==> flow/design.v <==
module PE(
    input           clk,
    input           rst_n,
    input           done,
    input [7:0]     west_in,
    input [7:0]     north_in,
    output reg [7:0]    east_out,
    output reg [7:0]    south_out,
    output reg [31:0]   result
);
reg [31:0] mult_res;
always @(negedge clk or negedge rst_n) begin
    if(!rst_n) begin
        east_out <= 8'b0;
        south_out <= 8'b0;
        result <= 32'b0;
        mult_res <= 32'b0;
    end
    else if(done) begin
        mult_res <= 32'b0;
        result <= 32'b0;
    end
    else begin
        mult_res <= west_in * north_in;
        result <= result + mult_res;
        east_out <= west_in;
        south_out <= north_in;
    end
end
endmodule
module TPU(
    clk,
    rst_n,
    in_valid,
    K,
    M,
    N,
    busy,
    A_wr_en,
    A_index,
    A_data_in,
    A_data_out,
    B_wr_en,
    B_index,
    B_data_in,
    B_data_out,
    C_wr_en,
    C_index,
    C_data_in,
    C_data_out
);
input               clk;
input               rst_n;
input               in_valid;
input [7:0]         K;
input [7:0]         M;
input [7:0]         N;
output reg          busy;
output reg          A_wr_en;
output reg [15:0]   A_index;
output reg [31:0]   A_data_in;
input      [31:0]   A_data_out;
output reg          B_wr_en;
output reg [15:0]   B_index;
output reg [31:0]   B_data_in;
input      [31:0]   B_data_out;
output reg          C_wr_en;
output reg [15:0]   C_index;
output reg [127:0]  C_data_in;
input      [127:0]  C_data_out;
integer i, j;
reg     done;
wire [7:0]      east_out[3:0][3:0];
wire [7:0]      south_out[3:0][3:0];
wire [127:0]    result[3:0];
reg [7:0]   A_data_reg [3:0][3:0];
reg [7:0]   B_data_reg [3:0][3:0];
reg [15:0]  counter;
reg [7:0]   K_reg, M_per_compute, M_reg, N_per_compute, N_reg;
reg [7:0]   M_div, M_mod, N_div, N_mod;
reg [7:0]   row_grp, col_grp;
PE P00(clk, rst_n, done, A_data_reg[0][0], B_data_reg[0][0], east_out[0][0], south_out[0][0], result[0][127:96]);
PE P01(clk, rst_n, done, east_out[0][0], B_data_reg[1][0], east_out[0][1], south_out[0][1], result[0][95:64]);
PE P02(clk, rst_n, done, east_out[0][1], B_data_reg[2][0], east_out[0][2], south_out[0][2], result[0][63:32]);
PE P03(clk, rst_n, done, east_out[0][2], B_data_reg[3][0], east_out[0][3], south_out[0][3], result[0][31:0]);
PE P10(clk, rst_n, done, A_data_reg[1][0], south_out[0][0], east_out[1][0], south_out[1][0], result[1][127:96]);
PE P11(clk, rst_n, done, east_out[1][0], south_out[0][1], east_out[1][1], south_out[1][1], result[1][95:64]);
PE P12(clk, rst_n, done, east_out[1][1], south_out[0][2], east_out[1][2], south_out[1][2], result[1][63:32]);
PE P13(clk, rst_n, done, east_out[1][2], south_out[0][3], east_out[1][3], south_out[1][3], result[1][31:0]);
PE P20(clk, rst_n, done, A_data_reg[2][0], south_out[1][0], east_out[2][0], south_out[2][0], result[2][127:96]);
PE P21(clk, rst_n, done, east_out[2][0], south_out[1][1], east_out[2][1], south_out[2][1], result[2][95:64]);
PE P22(clk, rst_n, done, east_out[2][1], south_out[1][2], east_out[2][2], south_out[2][2], result[2][63:32]);
PE P23(clk, rst_n, done, east_out[2][2], south_out[1][3], east_out[2][3], south_out[2][3], result[2][31:0]);
PE P30(clk, rst_n, done, A_data_reg[3][0], south_out[2][0], east_out[3][0], south_out[3][0], result[3][127:96]);
PE P31(clk, rst_n, done, east_out[3][0], south_out[2][1], east_out[3][1], south_out[3][1], result[3][95:64]);
PE P32(clk, rst_n, done, east_out[3][1], south_out[2][2], east_out[3][2], south_out[3][2], result[3][63:32]);
PE P33(clk, rst_n, done, east_out[3][2], south_out[2][3], east_out[3][3], south_out[3][3], result[3][31:0]);
always @ (posedge clk or negedge rst_n) begin
    if(!rst_n) begin
        busy <= 1'b0;
        done <= 1'b0;
        A_wr_en <= 1'b0;
        A_index <= 16'b0;
        A_data_in <= 32'b0;
        B_wr_en <= 1'b0;
        B_index <= 16'b0;
        B_data_in <= 32'b0;
        C_wr_en <= 1'b0;
        C_index <= 16'b0;
        C_data_in <= 128'b0;
        counter <= 16'b0;
        K_reg <= 8'b0;
        M_reg <= 8'b0;
        N_reg <= 8'b0;
        for(i=0; i<4; i=i+1) begin
            for(j=0; j<4; j=j+1) begin
                A_data_reg[i][j] <= 8'b0;
                B_data_reg[i][j] <= 8'b0;
            end
        end
    end
    else if(in_valid) begin
        busy <= 1'b1;
        done <= 1'b0;
        M_reg <= M;
        K_reg <= K;
        N_reg <= N;
        M_mod = M % 4;
        N_mod = N % 4;
        M_div = (M_mod == 0 ? M/4 : M/4 + 1);
        N_div = (N_mod == 0 ? N/4 : N/4 + 1);
        col_grp <= 8'b0;
        row_grp <= 8'b0;
    end
    else if(busy) begin
        done = 1'b0;
        N_per_compute = (col_grp+1 == N_div && N_mod != 0 ? N_mod : 4);
        M_per_compute = (row_grp+1 == M_div && M_mod != 0 ? M_mod : 4);
        for(i=0; i<4; i=i+1) begin
            A_data_reg[i][0] = A_data_reg[i][1];
            A_data_reg[i][1] = A_data_reg[i][2];
            A_data_reg[i][2] = A_data_reg[i][3];
            A_data_reg[i][3] = 8'b0;
            B_data_reg[i][0] = B_data_reg[i][1];
            B_data_reg[i][1] = B_data_reg[i][2];
            B_data_reg[i][2] = B_data_reg[i][3];
            B_data_reg[i][3] = 8'b0;
        end
        if(counter < K_reg) begin
            A_data_reg[0][0] = A_data_out[31: 24];
            A_data_reg[1][1] = A_data_out[23: 16];
            A_data_reg[2][2] = A_data_out[15: 8];
            A_data_reg[3][3] = A_data_out[7: 0];
            B_data_reg[0][0] = B_data_out[31: 24];
            B_data_reg[1][1] = B_data_out[23: 16];
            B_data_reg[2][2] = B_data_out[15: 8];
            B_data_reg[3][3] = B_data_out[7: 0];
        end
        if(counter < K_reg) begin
            A_index = A_index + 1;
            B_index = B_index + 1;
        end
        else begin
            A_index = (row_grp+1 == M_div ? 16'b0 : K_reg * (row_grp + 1));
            B_index = (row_grp+1 == M_div ? K_reg * (col_grp + 1) : K_reg * col_grp);
        end
        if(counter >= K_reg + N_per_compute) begin
            C_wr_en = 1'b1;
            C_index = col_grp * M_reg + row_grp * 4 + counter - K_reg - N_per_compute;
            C_data_in = result[counter - K_reg - N_per_compute];
        end
        else begin
            C_wr_en = 1'b0;
            C_index = 16'b0;
        end
        counter <= counter + 1;
        if(counter == K_reg + M_per_compute + N_per_compute) begin
            if(row_grp+1 == M_div && col_grp+1 == N_div) begin
                busy <= 1'b0;
                A_index = 16'b0;
                B_index = 16'b0;
            end
            else if(row_grp+1 < M_div) begin
                row_grp = row_grp + 1;
            end
            else if(row_grp+1 == M_div) begin
                col_grp = col_grp + 1;
                row_grp = 0;
            end
            done = 1'b1;
            counter <= 8'b0;
        end
    end
end
endmodule
Step by step through the tools: TPU
The steps from the RTL of TPU to its reports follow in flow order.
Lines are those of the file above, counted from 1.
Cell names lack the library's common part.
A cell with n/a has no value.
- top: TPU
- clock input: clk
- library: sky130hd
- library corner: tt_025C_1v80

Word-level counts
Source: Yosys, flattened and elaborated. Widths are those after wreduce. Registers that Yosys merges into a memory's read port (data or address) are not register bits. Print and check cells do not count. Equal cells are merged and count once.
- register bits after elaboration at 1621
- noted input port bits: 219
- output and inout bits: 244
- noted cells after elaboration: 248
- noted add/subtract/negate cells: 32
- multiply operators at 20
- noted $lt $le $gt $ge: 3
- noted eq/ne operators: 8
- muxes and demuxes: 73
- bitwise gates (word level) at 1
- noted reductions and logical operators: 17
- operators with widths (operator ; count):
    8-bit by 8-bit multiplier with 16-bit output ; 18
    32-bit 2-to-1 mux ; 32
    32-bit adder ; 16
    128-bit parallel mux with 4-bit select ; 1
    8-bit by 9-bit multiplier with 16-bit output ; 2
    16-bit 2-to-1 mux ; 10
    8-bit 2-to-1 mux ; 18
    16-bit by 1-bit adder with 16-bit output with constant B ; 3
    8-bit by 1-bit adder with 9-bit output with constant B ; 2
    8-bit by 3-bit adder with 9-bit output ; 2
    9-bit by 7-bit == test with 1-bit output ; 2
    16-bit by 10-bit adder with 16-bit output ; 1
    16-bit by 10-bit == test with 1-bit output ; 1
    16-bit adder ; 1
    16-bit by 3-bit subtractor with 16-bit output ; 1
    16-bit by 8-bit subtractor with 16-bit output ; 1
    16-bit by 8-bit < comparator with 1-bit output ; 1
    16-bit by 9-bit greater-or-equal comparator with 1-bit output ; 1
    8-bit zero test ; 2
    8-bit nonzero test ; 2
    6-bit by 1-bit adder with 7-bit output with constant B ; 2
    6-bit 2-to-1 mux ; 2
    9-bit by 3-bit adder with 10-bit output ; 1
    9-bit by 7-bit < comparator with 1-bit output ; 1
    1-bit 2-to-1 mux ; 8
    2-bit nonzero test ; 3
    6-bit AND reduction ; 1
    3-bit 2-to-1 mux ; 2
Other operator kinds: 11; their cells: 17.

Logic depth
Yosys ltp: most cells in a row. Word level: on the elaborated netlist, between registers, memories and ports. Mapped: between sequential cells and ports; inverters and the memories' decode and read muxes count.
- depth in word-level cells at 10
- ABC_AREA at 0
- noted mapped depth: 26
- noted depth with buffers taken out: 26

Mapped cells and area
Yosys stat after the flow's synthesis: flattened, memories mapped to cells. It holds for the ABC_AREA given above (unset counts as 0); a run with the other value may have another netlist.
The area totals of this step are shown rounded.
- cells by type (cell ; count ; area in all (sq um)):
    dfrtn_1 ; 960 ; 2.4E+04
    fa_1 ; 787 ; 1.58E+04
    ha_1 ; 1025 ; 12824.8
    dfrtp_1 ; 371 ; 9.28E+03
    nand2_1 ; 1393 ; 5.23E+03
    mux2_2 ; 385 ; 4.34E+03
    inv_1 ; 1143 ; 4.29E+03
    and2_1 ; 635 ; 3972.56
    nor2_1 ; 792 ; 2.97E+03
    mux4_2 ; 128 ; 2.88E+03
    xnor2_1 ; 324 ; 2.84E+03
    xor2_1 ; 274 ; 2.4E+03
    a21oi_1 ; 373 ; 1866.79
    clkbuf_1 ; 436 ; 1636.57
    o21ai_0 ; 327 ; 1636.57
    a21o_1 ; 188 ; 1.41E+03
    nor2b_1 ; 216 ; 1.35E+03
    edfxtp_1 ; 34 ; 1.02E+03
Not listed: further types 77, cells in them 1357.
- noted mapped cells: 11148
- synthesis area at 110000 sq um
- sequential area: 34000 sq um
- flip-flops: 1365
- noted buffer cells: 541
By module: a second synthesis without flattening, with its own total; a netlist apart from the flattened one above.
- noted cell total of the unflattened synthesis: 12922
- area total of the unflattened synthesis: 120000 sq um
Each row is one instance without its submodules.
- modules (module ; instances ; cells ; area (sq um) ; sequential area (sq um)):
    PE ; 16 ; 570 ; 5500 ; 1600
    TPU ; 1 ; 3802 ; 33000 ; 10000

Record of 4 stored runs of the RTL-to-layout flow on TPU, platform sky130hd. The runs are unordered. Constraints: input delay and output delay 20% of the set period each, output load 0.01 pF.
"power consumption": no workload was simulated; the value follows from the tool's default switching activity.
Measured values are rounded.

Flow run 1
Settings were ABC_AREA = 0; CAP_MARGIN = 10; CELL_PAD_IN_SITES_GLOBAL_PLACEMENT = 2; CORE_ASPECT_RATIO = 1.61; CORE_UTILIZATION = 62; CTS_CLUSTER_SIZE = 69; PLACE_DENSITY_LB_ADDON = 0.29; TNS_END_PERCENT = 50; period_ns = 11.9; CORE_MARGIN = 2; SLEW_MARGIN = 20
- incomplete, placement halted on FLW-0024

Flow run 2
Settings were CAP_MARGIN = 35; CELL_PAD_IN_SITES_DETAIL_PLACEMENT = 0; CORE_ASPECT_RATIO = 0.6; CORE_UTILIZATION = 44; CTS_CLUSTER_DIAMETER = 153; HOLD_SLACK_MARGIN = 0.0; SLEW_MARGIN = 35; period_ns = 10.0; CORE_MARGIN = 2
- summed negative setup slack: 0.000 ns
- area of the synthesized netlist at 110000 sq um
- utilization in the final report: 49 %
- power consumption at 36 mW
- noted the worst slack on setup checks: 0.25 ns
- noted the lowest hold slack: 0.43 ns
- standard-cell area of the final layout at 120000 sq um
- die size at 250000 sq um

Flow run 3
Settings were ABC_AREA = 1; CELL_PAD_IN_SITES_GLOBAL_PLACEMENT = 2; CORE_ASPECT_RATIO = 1.89; CORE_MARGIN = 5; GPL_ROUTABILITY_DRIVEN = 0; GPL_TIMING_DRIVEN = 0; HOLD_SLACK_MARGIN = 0.13; MAX_ROUTING_LAYER = met4; SETUP_SLACK_MARGIN = 1.68; SLEW_MARGIN = 15; period_ns = 10.0; CAP_MARGIN = 20; CORE_UTILIZATION = 40
- summed negative setup slack: 0.000 ns
- area of the synthesized netlist at 110000 sq um
- utilization in the final report: 47 %
- power consumption at 23 mW
- noted the worst slack on setup checks: 0.48 ns
- noted the lowest hold slack: 0.42 ns
- standard-cell area of the final layout at 130000 sq um
- die size at 290000 sq um

Flow run 4
Settings were CAP_MARGIN = 35; CORE_ASPECT_RATIO = 0.86; CORE_UTILIZATION = 44; CTS_CLUSTER_DIAMETER = 368; HOLD_SLACK_MARGIN = 0.0; SLEW_MARGIN = 35; period_ns = 10.0; CORE_MARGIN = 2
- summed negative setup slack: 0.000 ns
- area of the synthesized netlist at 110000 sq um
- utilization in the final report: 49 %
- power consumption at 36 mW
- noted the worst slack on setup checks: 0.26 ns
- noted the lowest hold slack: 0.45 ns
- standard-cell area of the final layout at 120000 sq um
- die size at 250000 sq um
